==> flow/design.v <==
module Decoder (
input  wire [1:0] IN ,
output reg  [3:0] OUT
);
always @(*)
  begin
  OUT = 4'b0000 ;
    case (IN)
     2'b00 : OUT = 4'b0001 ;
     2'b01 : OUT = 4'b0010 ;          
     2'b10 : OUT = 4'b0100 ;     
     2'b11 : OUT = 4'b1000 ;     
   endcase
 end 
 endmodule
module ARITHMATIC_UNIT
  #(parameter IN_DATA_WIDTH= 16,
              OUT_DATA_WIDTH=16
  )
  (
  input wire      [IN_DATA_WIDTH-1:0]        A,
  input wire      [IN_DATA_WIDTH-1:0]        B,
  input wire      [1:0]                      ALU_FUN,
  input wire                                 Clk,
  input wire                                 RST,
  input wire                                 Arithmaitc_Enable,
  output reg     [OUT_DATA_WIDTH-1:0]       Arith_out,
  output reg                                Arith_Flag,
  output reg                                Carry_out
  );
   reg     [OUT_DATA_WIDTH-1:0]       Arith_out_signal;
   reg     [1:0]                      Arith_Flag_signal;
   wire                              Carry_out_signal;
always@(posedge Clk or negedge RST)
begin
  if(!RST)
    begin
      Arith_out<=0;
      Arith_Flag<=0;
      Carry_out<=0;
    end
  else 
    begin
     Arith_out<=Arith_out_signal;
     Arith_Flag<=Arith_Flag_signal;
     Carry_out<=Carry_out_signal;
    end
end
always@(*)
begin
  Arith_out_signal=16'b0;
  Arith_Flag_signal=1'b0;
  if(Arithmaitc_Enable)
    begin
      case(ALU_FUN)
        2'b00:begin
          Arith_out_signal=A+B;
            Arith_Flag_signal=1'b1;
        end
        2'b01:begin
          Arith_out_signal=A-B;
            Arith_Flag_signal=1'b1;
        end
        2'b10:begin
          Arith_out_signal=A*B;
            Arith_Flag_signal=1'b1;
        end
        2'b11:begin
          Arith_out_signal=(B==0)?32'h0000FFFF:A/B;
            Arith_Flag_signal=1'b1;
        end   
    endcase
    end
    else
      begin
        Arith_out_signal=16'b0;
        Arith_Flag_signal=1'b0;
      end
end
assign  Carry_out_signal= Arith_out_signal[IN_DATA_WIDTH];
endmodule
module LOGIC_UNIT
   #(parameter IN_DATA_WIDTH= 16,
              OUT_DATA_WIDTH=16
  )
  (
  input wire      [IN_DATA_WIDTH-1:0]        A,
  input wire      [IN_DATA_WIDTH-1:0]        B,
  input wire      [1:0]                      ALU_FUN,
  input wire                                 Clk,
  input wire                                 RST,
  input wire                                 LOGIC_Enable,
  output reg     [OUT_DATA_WIDTH-1:0]        LOGICAL_out,
  output reg                                 LOGICAL_Flag
  );
  reg [OUT_DATA_WIDTH-1:0]        LOGICAL_out_signal;
  reg                             LOGICAL_Flag_siganl;
  always@(posedge Clk or negedge RST)
  begin
    if(!RST)
      begin
      LOGICAL_out<=16'b0;
      LOGICAL_Flag<=1'b0;
      end
    else
      begin
      LOGICAL_out<=LOGICAL_out_signal;
      LOGICAL_Flag<=LOGICAL_Flag_siganl;
      end
  end
  always@(*)
  begin
    LOGICAL_Flag_siganl=1'b0;
    LOGICAL_out_signal=16'b0;
    if(LOGIC_Enable)
      begin
        case(ALU_FUN)
           2'b00 : begin
              LOGICAL_out_signal = A & B ;
              LOGICAL_Flag_siganl = 1'b1 ;              
		      end
          2'b01 : begin
              LOGICAL_out_signal = A | B ;
              LOGICAL_Flag_siganl = 1'b1 ;           
		      end
         2'b10 : begin
              LOGICAL_out_signal = ~(A & B) ;
              LOGICAL_Flag_siganl = 1'b1 ;           
		      end
         2'b11 : begin
              LOGICAL_out_signal = ~(A | B) ;
              LOGICAL_Flag_siganl = 1'b1 ;           
		      end
		    endcase
		   end
		   else
		     begin
		        LOGICAL_Flag_siganl=1'b0;
            LOGICAL_out_signal=16'b0;
		       end
		end
		endmodule
module SHIFT_UNIT  
   #(parameter IN_DATA_WIDTH= 16,
              OUT_DATA_WIDTH=16
  )
  (
  input wire      [IN_DATA_WIDTH-1:0]        A,
  input wire      [IN_DATA_WIDTH-1:0]        B,
  input wire      [1:0]                      ALU_FUN,
  input wire                                 Clk,
  input wire                                 RST,
  input wire                                 SHIFT_Enable,
  output reg     [OUT_DATA_WIDTH-1:0]        SHIFT_OUT,
  output reg                                 SHIFT_FLAG
  );
  reg [OUT_DATA_WIDTH-1:0]        SHIFT_OUT_SIGNAL;
  reg                             SHIFT_FLAG_SIGNAL;
  always@(posedge Clk or negedge RST)
  begin
    if(!RST)
      begin
        SHIFT_OUT<=16'b0;
        SHIFT_FLAG<=1'b0;
      end
    else
      begin
      SHIFT_OUT<=SHIFT_OUT_SIGNAL;
      SHIFT_FLAG<=SHIFT_FLAG_SIGNAL;
      end
  end
  always@(*)
  begin 
    SHIFT_OUT_SIGNAL = 1'b0 ;
    SHIFT_FLAG_SIGNAL = 1'b0 ;
	if(SHIFT_Enable)
      case (ALU_FUN)
      2'b00 : begin
              SHIFT_OUT_SIGNAL = A >> 1  ;
              SHIFT_FLAG_SIGNAL = 1'b1 ;              
		      end
      2'b01 : begin
              SHIFT_OUT_SIGNAL = A << 1 ;
              SHIFT_FLAG_SIGNAL = 1'b1 ;           
		      end
      2'b10 : begin
              SHIFT_OUT_SIGNAL = B >> 1 ;
              SHIFT_FLAG_SIGNAL = 1'b1 ;           
		      end
      2'b11 : begin
              SHIFT_OUT_SIGNAL = B << 1 ;
              SHIFT_FLAG_SIGNAL = 1'b1 ;           
		      end
      endcase
	else
	 begin
      SHIFT_OUT_SIGNAL = 1'b0 ;
      SHIFT_FLAG_SIGNAL = 1'b0 ;
     end
 end
 endmodule
module CMP_UNIT 
  #(parameter IN_DATA_WIDTH= 16,
              OUT_DATA_WIDTH=16
  )
    (
  input wire      [IN_DATA_WIDTH-1:0]        A,
  input wire      [IN_DATA_WIDTH-1:0]        B,
  input wire      [1:0]                      ALU_FUN,
  input wire                                 Clk,
  input wire                                 RST,
  input wire                                 CMP_Enable,
  output reg     [OUT_DATA_WIDTH-1:0]        CMP_out,
  output reg                                 CMP_Flag
  );
  reg [OUT_DATA_WIDTH-1:0]        CMP_out_signal;
  reg                             CMP_Flag_siganl;
  always@(posedge Clk or negedge RST)
  begin
    if(!RST)
      begin
        CMP_out<=16'b0;
        CMP_Flag<=1'b0; 
      end
    else
      begin
      CMP_out<=CMP_out_signal;
      CMP_Flag<=CMP_Flag_siganl;
      end
  end
  always@(*)
  begin
    CMP_Flag_siganl=1'b0;
    CMP_out_signal=16'b0;
    if(CMP_Enable)
      begin
        case(ALU_FUN)
           2'b00 : begin
              CMP_out_signal = 16'b0  ;
              CMP_Flag_siganl = 1'b1 ;              
		               end
           2'b01 : begin
              CMP_Flag_siganl = 1'b1 ;  
              if (A==B)
                CMP_out_signal = 16'b1;
              else
                CMP_out_signal = 16'b0;			  
		               end
          2'b10 : begin
              CMP_Flag_siganl = 1'b1 ;  
              if (A>B)
                CMP_out_signal = 16'b10;
              else
                CMP_out_signal = 16'b0;			  
		              end
          2'b11 : begin
              CMP_Flag_siganl = 1'b1 ; 
              if (A<B)
                CMP_out_signal = 16'b11;
              else
                CMP_out_signal = 16'b0;			  
		              end
		         endcase
		     end
		   else
		     begin
		        CMP_Flag_siganl=1'b0;
            CMP_out_signal=16'b0;
		       end
		end
		endmodule
module ALU_TOP 
  #(parameter INDATA_WIDTH=16,
              Arithmatic_width=INDATA_WIDTH+INDATA_WIDTH,
              Logic_Width= INDATA_WIDTH,
              Shift_Width=INDATA_WIDTH,
              CMP_Width=3
  )
(
input wire [INDATA_WIDTH-1:0]           A,
input wire [INDATA_WIDTH-1:0]           B,
input wire [3:0]                        ALU_FUN,
input wire                              CLK,
input wire                              RST,
output wire [Arithmatic_width-1:0]      Arith_OUT,
output wire [Logic_Width-1:0]           Logic_OUT,
output wire [Shift_Width-1:0]           Shift_OUT,
output wire [CMP_Width-1:0]             CMP_OUT,
output wire                             Arith_FLAG,
output wire                             Carry_OUT,
output wire                             Logic_FLAG,
output wire                             Shift_FLAG,
output wire                             CMP_FLAG
);
wire                  Arith_enable ;
wire                  Logic_enable ;
wire                  Shift_enable ;
wire                  CMP_enable ;
Decoder mapping_Decoder(
.IN(ALU_FUN[3:2]),
.OUT({Shift_enable,CMP_enable,Logic_enable,Arith_enable})
);
ARITHMATIC_UNIT #(.IN_DATA_WIDTH(INDATA_WIDTH),.OUT_DATA_WIDTH(Arithmatic_width))mapping_Arith
(
.A(A),
.B(B),
.ALU_FUN(ALU_FUN[1:0]),
.Clk(CLK),
.RST(RST),
.Arithmaitc_Enable(Arith_enable),
.Arith_out(Arith_OUT),
.Arith_Flag(Arith_FLAG),
.Carry_out(Carry_OUT)
);
LOGIC_UNIT #(.IN_DATA_WIDTH(INDATA_WIDTH),.OUT_DATA_WIDTH(Logic_Width))mapping_Logic
(
.A(A),
.B(B),
.ALU_FUN(ALU_FUN[1:0]),
.Clk(CLK),
.RST(RST),
.LOGIC_Enable(Logic_enable),
.LOGICAL_out(Logic_OUT),
.LOGICAL_Flag(Logic_FLAG)
);
SHIFT_UNIT  #(.IN_DATA_WIDTH(INDATA_WIDTH),.OUT_DATA_WIDTH(Shift_Width))mapping_Shift
(
.A(A),
.B(B),
.ALU_FUN(ALU_FUN[1:0]),
.Clk(CLK),
.RST(RST),
.SHIFT_Enable(Shift_enable),
.SHIFT_OUT(Shift_OUT),
.SHIFT_FLAG(Shift_FLAG)
);
CMP_UNIT #(.IN_DATA_WIDTH(INDATA_WIDTH),.OUT_DATA_WIDTH(CMP_Width))mapping_Cmp
(
.A(A),
.B(B),
.ALU_FUN(ALU_FUN[1:0]),
.Clk(CLK),
.RST(RST),
.CMP_Enable(CMP_enable),
.CMP_out(CMP_OUT),
.CMP_Flag(CMP_FLAG)
);
endmodule
### From RTL to reports: ALU_TOP

Each step is given for the RTL above and for the edited RTL.
"before" refers to lines of the RTL above, "after" to lines of the edited file.
"difference" is "after" less "before", of the values as shown; "relative change" is that difference over "before", in percent.
The mark - stands for no value.

| set-up | value |
|---|---|
| design top | ALU_TOP |
| clock input | CLK |
| library | sky130hd |
| library corner | tt_025C_1v80 |

### Edit of the RTL

Unified diff, file above to edited file.
The edit is scripted: it alters the design's behaviour and was not made to optimise anything.

```diff
@@ -289,8 +289,12 @@
 output wire                             Arith_FLAG,
 output wire                             Carry_OUT,
-output wire                             Logic_FLAG,
+output wire                             Logic_FLAG_out,
 output wire                             Shift_FLAG,
 output wire                             CMP_FLAG
 );
+wire Logic_FLAG;
+reg Logic_FLAG_q;
+always @(posedge CLK) Logic_FLAG_q <= Logic_FLAG;
+assign Logic_FLAG_out = Logic_FLAG_q;
 wire                  Arith_enable ;
 wire                  Logic_enable ;
```

### After elaboration

Source: Yosys, flattened and elaborated, memories not mapped. Widths are those after wreduce; folded enables and synchronous resets count as part of the registers. Registers that Yosys merges into a memory's read port (data or address) are not register bits. Print and check cells do not count.

Storage and ports:

| item | before | after | difference | relative change (%) |
|---|---|---|---|---|
| input bits | 38 | 38 | 0 | 0.00 |
| register bits after elaboration | 72 | 73 | +1 | +1.39 |
| output and inout port bits | 72 | 72 | 0 | 0.00 |
| elaborated cells | 49 | 50 | +1 | +2.04 |

Cells by class:

| item | before | after | difference | relative change (%) |
|---|---|---|---|---|
| equal/unequal tests | 7 | 7 | 0 | 0.00 |
| magnitude comparators | 2 | 2 | 0 | 0.00 |
| bitwise operators | 4 | 4 | 0 | 0.00 |
| multiply operators | 1 | 1 | 0 | 0.00 |
| divide/modulo/power cells | 1 | 1 | 0 | 0.00 |
| multiplexer cells | 19 | 19 | 0 | 0.00 |
| add/subtract/negate cells | 2 | 2 | 0 | 0.00 |
| reduce/logical cells | 4 | 4 | 0 | 0.00 |

Operators with widths:

| kind | before | after | difference | relative change (%) |
|---|---|---|---|---|
| 1-bit two-way mux | 7 | 7 | 0 | 0.00 |
| 2-bit == test (second input constant) | 4 | 4 | 0 | 0.00 |
| 2-bit by 1-bit == test with 1-bit output (second input constant) | 2 | 2 | 0 | 0.00 |
| 2-bit logical NOT | 2 | 2 | 0 | 0.00 |
| 16-bit two-way mux | 2 | 2 | 0 | 0.00 |
| 2-bit two-way mux | 2 | 2 | 0 | 0.00 |
| 32-bit two-way mux | 2 | 2 | 0 | 0.00 |
| 16-bit NOT | 2 | 2 | 0 | 0.00 |
| 16-bit case mux with 4-bit select | 2 | 2 | 0 | 0.00 |
| 16-bit by 16-bit adder with 17-bit output | 1 | 1 | 0 | 0.00 |
| 16-bit AND | 1 | 1 | 0 | 0.00 |
| 16-bit by 16-bit divider with 32-bit output | 1 | 1 | 0 | 0.00 |
| 16-bit == test | 1 | 1 | 0 | 0.00 |
| 16-bit greater-than comparator | 1 | 1 | 0 | 0.00 |
| 16-bit logical NOT | 1 | 1 | 0 | 0.00 |
| 16-bit < comparator | 1 | 1 | 0 | 0.00 |
| 16-bit by 16-bit multiplier with 32-bit output | 1 | 1 | 0 | 0.00 |
| 3-bit two-way mux | 1 | 1 | 0 | 0.00 |
| 16-bit bitwise OR | 1 | 1 | 0 | 0.00 |
| 3-bit case mux with 4-bit select | 1 | 1 | 0 | 0.00 |
| 32-bit case mux with 4-bit select | 1 | 1 | 0 | 0.00 |
| 4-bit case mux with 4-bit select | 1 | 1 | 0 | 0.00 |
| 4-bit OR reduction | 1 | 1 | 0 | 0.00 |
| 16-bit by 16-bit subtractor with 17-bit output | 1 | 1 | 0 | 0.00 |

### Depth

Longest topological path by Yosys (ltp), each cell counted once; first at word level (registers and memories cut), then after technology mapping (sequential cells cut; the memories' decode and read muxes count).

Logic depth:

| item | before | after | difference | relative change (%) |
|---|---|---|---|---|
| depth after elaboration | 4 | 4 | 0 | 0.00 |
| ABC_AREA | 0 | 0 | - | - |
| gate-level depth with buffers | 488 | 488 | 0 | 0.00 |
| depth with buffers taken out | 446 | 446 | 0 | 0.00 |

### Mapped cells and area

Source: synth_stat.txt of the flow (Yosys; design flattened, memories mapped). It holds for the ABC_AREA given above (unset counts as 0); a run with the other value may have another netlist.

Cells by type:

| type | before | after | difference | relative change (%) |
|---|---|---|---|---|
| sky130_fd_sc_hd__dfxtp_1 | 0 | 1 | +1 | - |
| sky130_fd_sc_hd__ha_1 | 546 | 546 | 0 | 0.00 |
| sky130_fd_sc_hd__nor2_1 | 478 | 478 | 0 | 0.00 |
| sky130_fd_sc_hd__nand2_1 | 441 | 441 | 0 | 0.00 |
| sky130_fd_sc_hd__inv_1 | 336 | 336 | 0 | 0.00 |
| sky130_fd_sc_hd__a21oi_1 | 331 | 331 | 0 | 0.00 |
| sky130_fd_sc_hd__nor3_1 | 217 | 217 | 0 | 0.00 |
| sky130_fd_sc_hd__o21a_1 | 204 | 204 | 0 | 0.00 |
| sky130_fd_sc_hd__fa_1 | 196 | 196 | 0 | 0.00 |
| sky130_fd_sc_hd__xnor2_1 | 177 | 177 | 0 | 0.00 |
| sky130_fd_sc_hd__o21ai_0 | 156 | 156 | 0 | 0.00 |
| sky130_fd_sc_hd__clkbuf_1 | 122 | 122 | 0 | 0.00 |
| sky130_fd_sc_hd__a21o_1 | 84 | 84 | 0 | 0.00 |
| sky130_fd_sc_hd__mux2_2 | 82 | 82 | 0 | 0.00 |
| sky130_fd_sc_hd__o31ai_1 | 76 | 76 | 0 | 0.00 |
| sky130_fd_sc_hd__or2_2 | 76 | 76 | 0 | 0.00 |
| sky130_fd_sc_hd__dfrtp_1 | 70 | 70 | 0 | 0.00 |
| sky130_fd_sc_hd__xor2_1 | 68 | 68 | 0 | 0.00 |

The list need not be complete.

Synthesis totals:

| item | before | after | difference | relative change (%) |
|---|---|---|---|---|
| sequential part of the area (um^2) | 1751.7 | 1771.7 | +20.0 | +1.14 |
| cells in the netlist | 4596 | 4597 | +1 | +0.02 |
| buffer cells | 171 | 171 | 0 | 0.00 |
| synthesis area (um^2) | 34658.2 | 34678.3 | +20.1 | +0.06 |
| flip-flop cells | 70 | 71 | +1 | +1.43 |

The figures by module come from a second, unflattened synthesis with its own total; it is not the netlist above.

Second synthesis, totals:

| item | before | after | difference | relative change (%) |
|---|---|---|---|---|
| cells (unflattened synthesis) | 4649 | 4650 | +1 | +0.02 |
| area (unflattened synthesis) (um^2) | 35027.3 | 35047.4 | +20.1 | +0.06 |

Each row is one instance without its submodules.

Modules, before:

| module | sequential area (um^2) | area (um^2) | instances | cells |
|---|---|---|---|---|
| ARITHMATIC_UNIT | 825.8 | 32915.3 | 1 | 4462 |
| LOGIC_UNIT | 425.4 | 807.0 | 1 | 56 |
| SHIFT_UNIT | 425.4 | 732.0 | 1 | 55 |
| CMP_UNIT | 75.1 | 546.8 | 1 | 72 |
| Decoder | 0.0 | 26.3 | 1 | 4 |
| ALU_TOP | 0.0 | 0.0 | 1 | 0 |

Modules, after:

| module | sequential area (um^2) | area (um^2) | instances | cells |
|---|---|---|---|---|
| ARITHMATIC_UNIT | 825.8 | 32915.3 | 1 | 4462 |
| LOGIC_UNIT | 425.4 | 807.0 | 1 | 56 |
| SHIFT_UNIT | 425.4 | 732.0 | 1 | 55 |
| CMP_UNIT | 75.1 | 546.8 | 1 | 72 |
| Decoder | 0.0 | 26.3 | 1 | 4 |
| ALU_TOP | 20.0 | 20.0 | 1 | 1 |

### Timing after synthesis

OpenSTA on the mapped netlist: ideal clock, no wires. The path of least setup slack (recovery checks aside). Input and output delay are each 20% of the period. Register names are those of the netlist, which keeps one name where synthesis merged equal registers.

Timing path after synthesis:

| item | before | after | difference | relative change (%) |
|---|---|---|---|---|
| path type | input to register | input to register | - | - |
| start point | input port B[1] | input port B[1] | - | - |
| end point | register mapping_Arith.Arith_out[0] | register mapping_Arith.Arith_out[0] | - | - |
| clock period (ps) | 110000 | 110000 | 0 | 0.00 |
| stages | 459 | 459 | 0 | 0.00 |
| arrival time (ps) | 113332 | 113332 | 0 | 0.00 |
| path delay (ps) | 91465 | 91465 | 0 | 0.00 |
| external input delay (ps) | 22000 | 22000 | 0 | 0.00 |
| setup slack (ps) | -3465 | -3465 | 0 | - |
| buffers on the path | 51 | 51 | 0 | 0.00 |
| setup time (ps) | 133 | 133 | 0 | - |
| data required time (ps) | 109867 | 109867 | 0 | 0.00 |
| launch time at the first pin (ps) | 22000 | 22000 | 0 | 0.00 |
| synthesis period reached (ps) | 113465 | 113465 | 0 | 0.00 |

"path delay" = arrival - input delay + setup time.
"stages" counts driving pins, that of a launching flip-flop among them; a cell with two outputs on the path counts twice.
"synthesis period reached" = period - worst setup slack (recovery checks aside). The figure is calculated, with input and output delays left at 20% of the set period.
Between the ends stands the longest chain of elaborated cells between them, by number of cells; it is not shown to be the way that was timed. Of several equally long chains one is given.
A line is the first line of the expression or statement that the cell stems from. Yosys adds cells for indexed reads and writes and turns some case tables into memories.

| between the ends, after synthesis, before | value |
|---|---|
| path through | sky130_fd_sc_hd__clkbuf_1 > sky130_fd_sc_hd__clkinv_1 > sky130_fd_sc_hd__ha_1 > sky130_fd_sc_hd__or3_1 > sky130_fd_sc_hd__nand3_1 > sky130_fd_sc_hd__nor4_1 > sky130_fd_sc_hd__a31o_2 > sky130_fd_sc_hd__ha_1 > sky130_fd_sc_hd__a21oi_1 > sky130_fd_sc_hd__nand2_1 > sky130_fd_sc_hd__and4_1 > sky130_fd_sc_hd__a311oi_1 > sky130_fd_sc_hd__nor2_1 > sky130_fd_sc_hd__ha_1 > sky130_fd_sc_hd__o21a_1 > sky130_fd_sc_hd__nor2_1 > sky130_fd_sc_hd__or4_1 > sky130_fd_sc_hd__buf_2 > [... 423 more ...] > sky130_fd_sc_hd__a21oi_1 > sky130_fd_sc_hd__nor2b_1 > sky130_fd_sc_hd__o21ai_0 > sky130_fd_sc_hd__nand2b_1 > sky130_fd_sc_hd__a21oi_1 > sky130_fd_sc_hd__nor2b_1 > sky130_fd_sc_hd__o21ai_0 > sky130_fd_sc_hd__nand2b_1 > sky130_fd_sc_hd__a21oi_1 > sky130_fd_sc_hd__nor2b_1 > sky130_fd_sc_hd__o21ai_0 > sky130_fd_sc_hd__nand2b_1 > sky130_fd_sc_hd__a21oi_1 > sky130_fd_sc_hd__nor2b_1 > sky130_fd_sc_hd__o21ai_0 > sky130_fd_sc_hd__and4_1 > sky130_fd_sc_hd__o221a_2 > sky130_fd_sc_hd__a31oi_1 |
| cells in the longest elaborated chain | 4 |
| elaborated cells on any way between the ends | 5 |
| RTL lines with such cells | 3 |
| classes of those cells | div: 1; mux: 3; reduce/logical: 1 |

RTL lines, path after synthesis, before:

| item | line | text |
|---|---|---|
| from (decl) | 281 | `input wire [INDATA_WIDTH-1:0]           B,` |
| 16-bit by 16-bit divider with 32-bit output | 69 | `Arith_out_signal=(B==0)?32'h0000FFFF:A/B;` |
| 32-bit two-way mux | 69 |  |
| 32-bit case mux with 4-bit select | 55 | `case(ALU_FUN)` |
| 32-bit two-way mux | 53 | `if(Arithmaitc_Enable)` |
| to (assign) | 38 | `Arith_out<=0;` |
| to (assign) | 44 | `Arith_out<=Arith_out_signal;` |
| to (decl) | 27 | `output reg     [OUT_DATA_WIDTH-1:0]       Arith_out,` |

| between the ends, after synthesis, after | value |
|---|---|
| path through | sky130_fd_sc_hd__clkbuf_1 > sky130_fd_sc_hd__clkinv_1 > sky130_fd_sc_hd__ha_1 > sky130_fd_sc_hd__or3_1 > sky130_fd_sc_hd__nand3_1 > sky130_fd_sc_hd__nor4_1 > sky130_fd_sc_hd__a31o_2 > sky130_fd_sc_hd__ha_1 > sky130_fd_sc_hd__a21oi_1 > sky130_fd_sc_hd__nand2_1 > sky130_fd_sc_hd__and4_1 > sky130_fd_sc_hd__a311oi_1 > sky130_fd_sc_hd__nor2_1 > sky130_fd_sc_hd__ha_1 > sky130_fd_sc_hd__o21a_1 > sky130_fd_sc_hd__nor2_1 > sky130_fd_sc_hd__or4_1 > sky130_fd_sc_hd__buf_2 > [... 423 more ...] > sky130_fd_sc_hd__a21oi_1 > sky130_fd_sc_hd__nor2b_1 > sky130_fd_sc_hd__o21ai_0 > sky130_fd_sc_hd__nand2b_1 > sky130_fd_sc_hd__a21oi_1 > sky130_fd_sc_hd__nor2b_1 > sky130_fd_sc_hd__o21ai_0 > sky130_fd_sc_hd__nand2b_1 > sky130_fd_sc_hd__a21oi_1 > sky130_fd_sc_hd__nor2b_1 > sky130_fd_sc_hd__o21ai_0 > sky130_fd_sc_hd__nand2b_1 > sky130_fd_sc_hd__a21oi_1 > sky130_fd_sc_hd__nor2b_1 > sky130_fd_sc_hd__o21ai_0 > sky130_fd_sc_hd__and4_1 > sky130_fd_sc_hd__o221a_2 > sky130_fd_sc_hd__a31oi_1 |
| cells in the longest elaborated chain | 4 |
| elaborated cells on any way between the ends | 5 |
| RTL lines with such cells | 3 |
| classes of those cells | div: 1; mux: 3; reduce/logical: 1 |

RTL lines, path after synthesis, after:

| item | line | text |
|---|---|---|
| from (decl) | 281 | `input wire [INDATA_WIDTH-1:0]           B,` |
| 16-bit by 16-bit divider with 32-bit output | 69 | `Arith_out_signal=(B==0)?32'h0000FFFF:A/B;` |
| 32-bit two-way mux | 69 |  |
| 32-bit case mux with 4-bit select | 55 | `case(ALU_FUN)` |
| 32-bit two-way mux | 53 | `if(Arithmaitc_Enable)` |
| to (assign) | 38 | `Arith_out<=0;` |
| to (assign) | 44 | `Arith_out<=Arith_out_signal;` |
| to (decl) | 27 | `output reg     [OUT_DATA_WIDTH-1:0]       Arith_out,` |

### Path in the finished layout

From the final timing report of the runs of pair 1: the path of least setup slack in the routed layout; clock arrival at registers is part of the times.
The report prints the path's times to 10 ps; the period is as set.

Timing path post-layout:

| item | before | after | difference | relative change (%) |
|---|---|---|---|---|
| path type | input to register | input to register | - | - |
| start point | input port B[13] | input port B[13] | - | - |
| end point | register mapping_Arith.Arith_out[0] | register mapping_Arith.Arith_out[0] | - | - |
| stages | 435 | 434 | -1 | -0.23 |
| setup slack (ps) | 4460 | 4230 | -230 | - |
| external input delay (ps) | 22000 | 22000 | 0 | 0.00 |
| buffers on the path | 13 | 16 | +3 | +23.08 |
| launch time at the first pin (ps) | 22000 | 22000 | 0 | 0.00 |
| data required time (ps) | 110250 | 110260 | +10 | +0.01 |
| clock period (ps) | 110000 | 110000 | 0 | 0.00 |
| setup time (ps) | 120 | 120 | 0 | - |
| arrival time (ps) | 105790 | 106030 | +240 | +0.23 |

Between the ends stands the longest chain of elaborated cells between them, by number of cells; it is not shown to be the way that was timed. Of several equally long chains one is given.

| between the ends, post-layout, before | value |
|---|---|
| path through | sky130_fd_sc_hd__clkdlybuf4s50_1 > sky130_fd_sc_hd__or4_4 > sky130_fd_sc_hd__nor2_4 > sky130_fd_sc_hd__and3_1 > sky130_fd_sc_hd__and2_1 > sky130_fd_sc_hd__ha_1 > sky130_fd_sc_hd__or3_1 > sky130_fd_sc_hd__nand3_1 > sky130_fd_sc_hd__nor4_2 > sky130_fd_sc_hd__a31o_2 > sky130_fd_sc_hd__ha_1 > sky130_fd_sc_hd__a21oi_1 > sky130_fd_sc_hd__nand2_1 > sky130_fd_sc_hd__and4_1 > sky130_fd_sc_hd__a311oi_2 > sky130_fd_sc_hd__nor2_1 > sky130_fd_sc_hd__ha_1 > sky130_fd_sc_hd__o21a_1 > [... 399 more ...] > sky130_fd_sc_hd__a21oi_1 > sky130_fd_sc_hd__nor2b_1 > sky130_fd_sc_hd__o21ai_1 > sky130_fd_sc_hd__nand2b_1 > sky130_fd_sc_hd__a21oi_2 > sky130_fd_sc_hd__nor2b_1 > sky130_fd_sc_hd__o21ai_1 > sky130_fd_sc_hd__nand2b_1 > sky130_fd_sc_hd__a21oi_1 > sky130_fd_sc_hd__nor2b_1 > sky130_fd_sc_hd__o21ai_1 > sky130_fd_sc_hd__nand2b_1 > sky130_fd_sc_hd__a21oi_1 > sky130_fd_sc_hd__nor2b_1 > sky130_fd_sc_hd__o21ai_1 > sky130_fd_sc_hd__and4_1 > sky130_fd_sc_hd__o221a_2 > sky130_fd_sc_hd__a31oi_1 |
| cells in the longest elaborated chain | 4 |
| elaborated cells on any way between the ends | 5 |
| RTL lines with such cells | 3 |
| classes of those cells | div: 1; mux: 3; reduce/logical: 1 |

RTL lines, path post-layout, before:

| item | line | text |
|---|---|---|
| from (decl) | 281 | `input wire [INDATA_WIDTH-1:0]           B,` |
| 16-bit by 16-bit divider with 32-bit output | 69 | `Arith_out_signal=(B==0)?32'h0000FFFF:A/B;` |
| 32-bit two-way mux | 69 |  |
| 32-bit case mux with 4-bit select | 55 | `case(ALU_FUN)` |
| 32-bit two-way mux | 53 | `if(Arithmaitc_Enable)` |
| to (assign) | 38 | `Arith_out<=0;` |
| to (assign) | 44 | `Arith_out<=Arith_out_signal;` |
| to (decl) | 27 | `output reg     [OUT_DATA_WIDTH-1:0]       Arith_out,` |

| between the ends, post-layout, after | value |
|---|---|
| path through | sky130_fd_sc_hd__clkdlybuf4s50_1 > sky130_fd_sc_hd__or4_4 > sky130_fd_sc_hd__nor2_4 > sky130_fd_sc_hd__and3_1 > sky130_fd_sc_hd__and2_4 > sky130_fd_sc_hd__ha_1 > sky130_fd_sc_hd__or3_1 > sky130_fd_sc_hd__nand3_1 > sky130_fd_sc_hd__nor4_2 > sky130_fd_sc_hd__a31o_2 > sky130_fd_sc_hd__ha_1 > sky130_fd_sc_hd__a21oi_1 > sky130_fd_sc_hd__nand2_1 > sky130_fd_sc_hd__and4_1 > sky130_fd_sc_hd__a311oi_4 > sky130_fd_sc_hd__nor2_1 > sky130_fd_sc_hd__ha_1 > sky130_fd_sc_hd__o21a_1 > [... 398 more ...] > sky130_fd_sc_hd__a21oi_1 > sky130_fd_sc_hd__nor2b_1 > sky130_fd_sc_hd__o21ai_1 > sky130_fd_sc_hd__nand2b_1 > sky130_fd_sc_hd__a21oi_1 > sky130_fd_sc_hd__nor2b_1 > sky130_fd_sc_hd__o21ai_0 > sky130_fd_sc_hd__nand2b_1 > sky130_fd_sc_hd__a21oi_1 > sky130_fd_sc_hd__nor2b_1 > sky130_fd_sc_hd__o21ai_1 > sky130_fd_sc_hd__nand2b_1 > sky130_fd_sc_hd__a21oi_2 > sky130_fd_sc_hd__nor2b_1 > sky130_fd_sc_hd__o21ai_1 > sky130_fd_sc_hd__and4_1 > sky130_fd_sc_hd__o221a_2 > sky130_fd_sc_hd__a31oi_1 |
| cells in the longest elaborated chain | 4 |
| elaborated cells on any way between the ends | 5 |
| RTL lines with such cells | 3 |
| classes of those cells | div: 1; mux: 3; reduce/logical: 1 |

RTL lines, path post-layout, after:

| item | line | text |
|---|---|---|
| from (decl) | 281 | `input wire [INDATA_WIDTH-1:0]           B,` |
| 16-bit by 16-bit divider with 32-bit output | 69 | `Arith_out_signal=(B==0)?32'h0000FFFF:A/B;` |
| 32-bit two-way mux | 69 |  |
| 32-bit case mux with 4-bit select | 55 | `case(ALU_FUN)` |
| 32-bit two-way mux | 53 | `if(Arithmaitc_Enable)` |
| to (assign) | 38 | `Arith_out<=0;` |
| to (assign) | 44 | `Arith_out<=Arith_out_signal;` |
| to (decl) | 27 | `output reg     [OUT_DATA_WIDTH-1:0]       Arith_out,` |

### Layout results

Runs of the flow (Yosys, OpenROAD) on both versions; the two runs of a pair have the same settings. The constraints put input and output delay at 20% of the set period each and load the outputs with 0.01 pF.

| settings, pair 1 | value |
|---|---|
| CORE_UTILIZATION | 40 |
| period_ns | 110.0 |
| CAP_MARGIN | 20 |
| CORE_MARGIN | 2 |
| SLEW_MARGIN | 20 |

Final reports, pair 1:

| item | before | after | difference | relative change (%) |
|---|---|---|---|---|
| chip area after synthesis (Yosys) (um^2) | 34658.2 | 34678.3 | +20.1 | +0.06 |
| achieved period (ps) | 105544 | 105771 | +227 | +0.22 |
| utilization in the final report (%) | 47.6 | 47.7 | +0.1 | - |
| area of the standard cells in the finished layout (um^2) | 40700.3 | 40824.2 | +123.9 | +0.30 |
| post-route setup TNS (ps) | 0 | 0 | 0 | - |
| setup slack of the worst path (ps) | 4456 | 4229 | -227 | - |
| die outline area (um^2) | 89015.7 | 89066.4 | +50.7 | +0.06 |

| settings, pair 2 | value |
|---|---|
| ABC_AREA | 1 |
| CELL_PAD_IN_SITES_GLOBAL_PLACEMENT | 2 |
| CORE_UTILIZATION | 30 |
| GPL_ROUTABILITY_DRIVEN | 1 |
| period_ns | 67.5 |
| CAP_MARGIN | 20 |
| CORE_MARGIN | 2 |
| SLEW_MARGIN | 20 |

Final reports, pair 2:

| item | before | after | difference | relative change (%) |
|---|---|---|---|---|
| chip area after synthesis (Yosys) (um^2) | 35927.0 | 35947.0 | +20.0 | +0.06 |
| achieved period (ps) | 82811 | 83657 | +846 | +1.02 |
| utilization in the final report (%) | 48.2 | 49.9 | +1.7 | - |
| area of the standard cells in the finished layout (um^2) | 57049.7 | 59047.9 | +1998.2 | +3.50 |
| post-route setup TNS (ps) | -61619 | -66158 | -4539 | - |
| setup slack of the worst path (ps) | -15311 | -16157 | -846 | - |
| die outline area (um^2) | 122542.0 | 122609.0 | +67.0 | +0.05 |

By "achieved period" is meant the clock period of the run minus its worst setup slack. This is arithmetic on one report: input and output delays are still those of the set period (20% each).
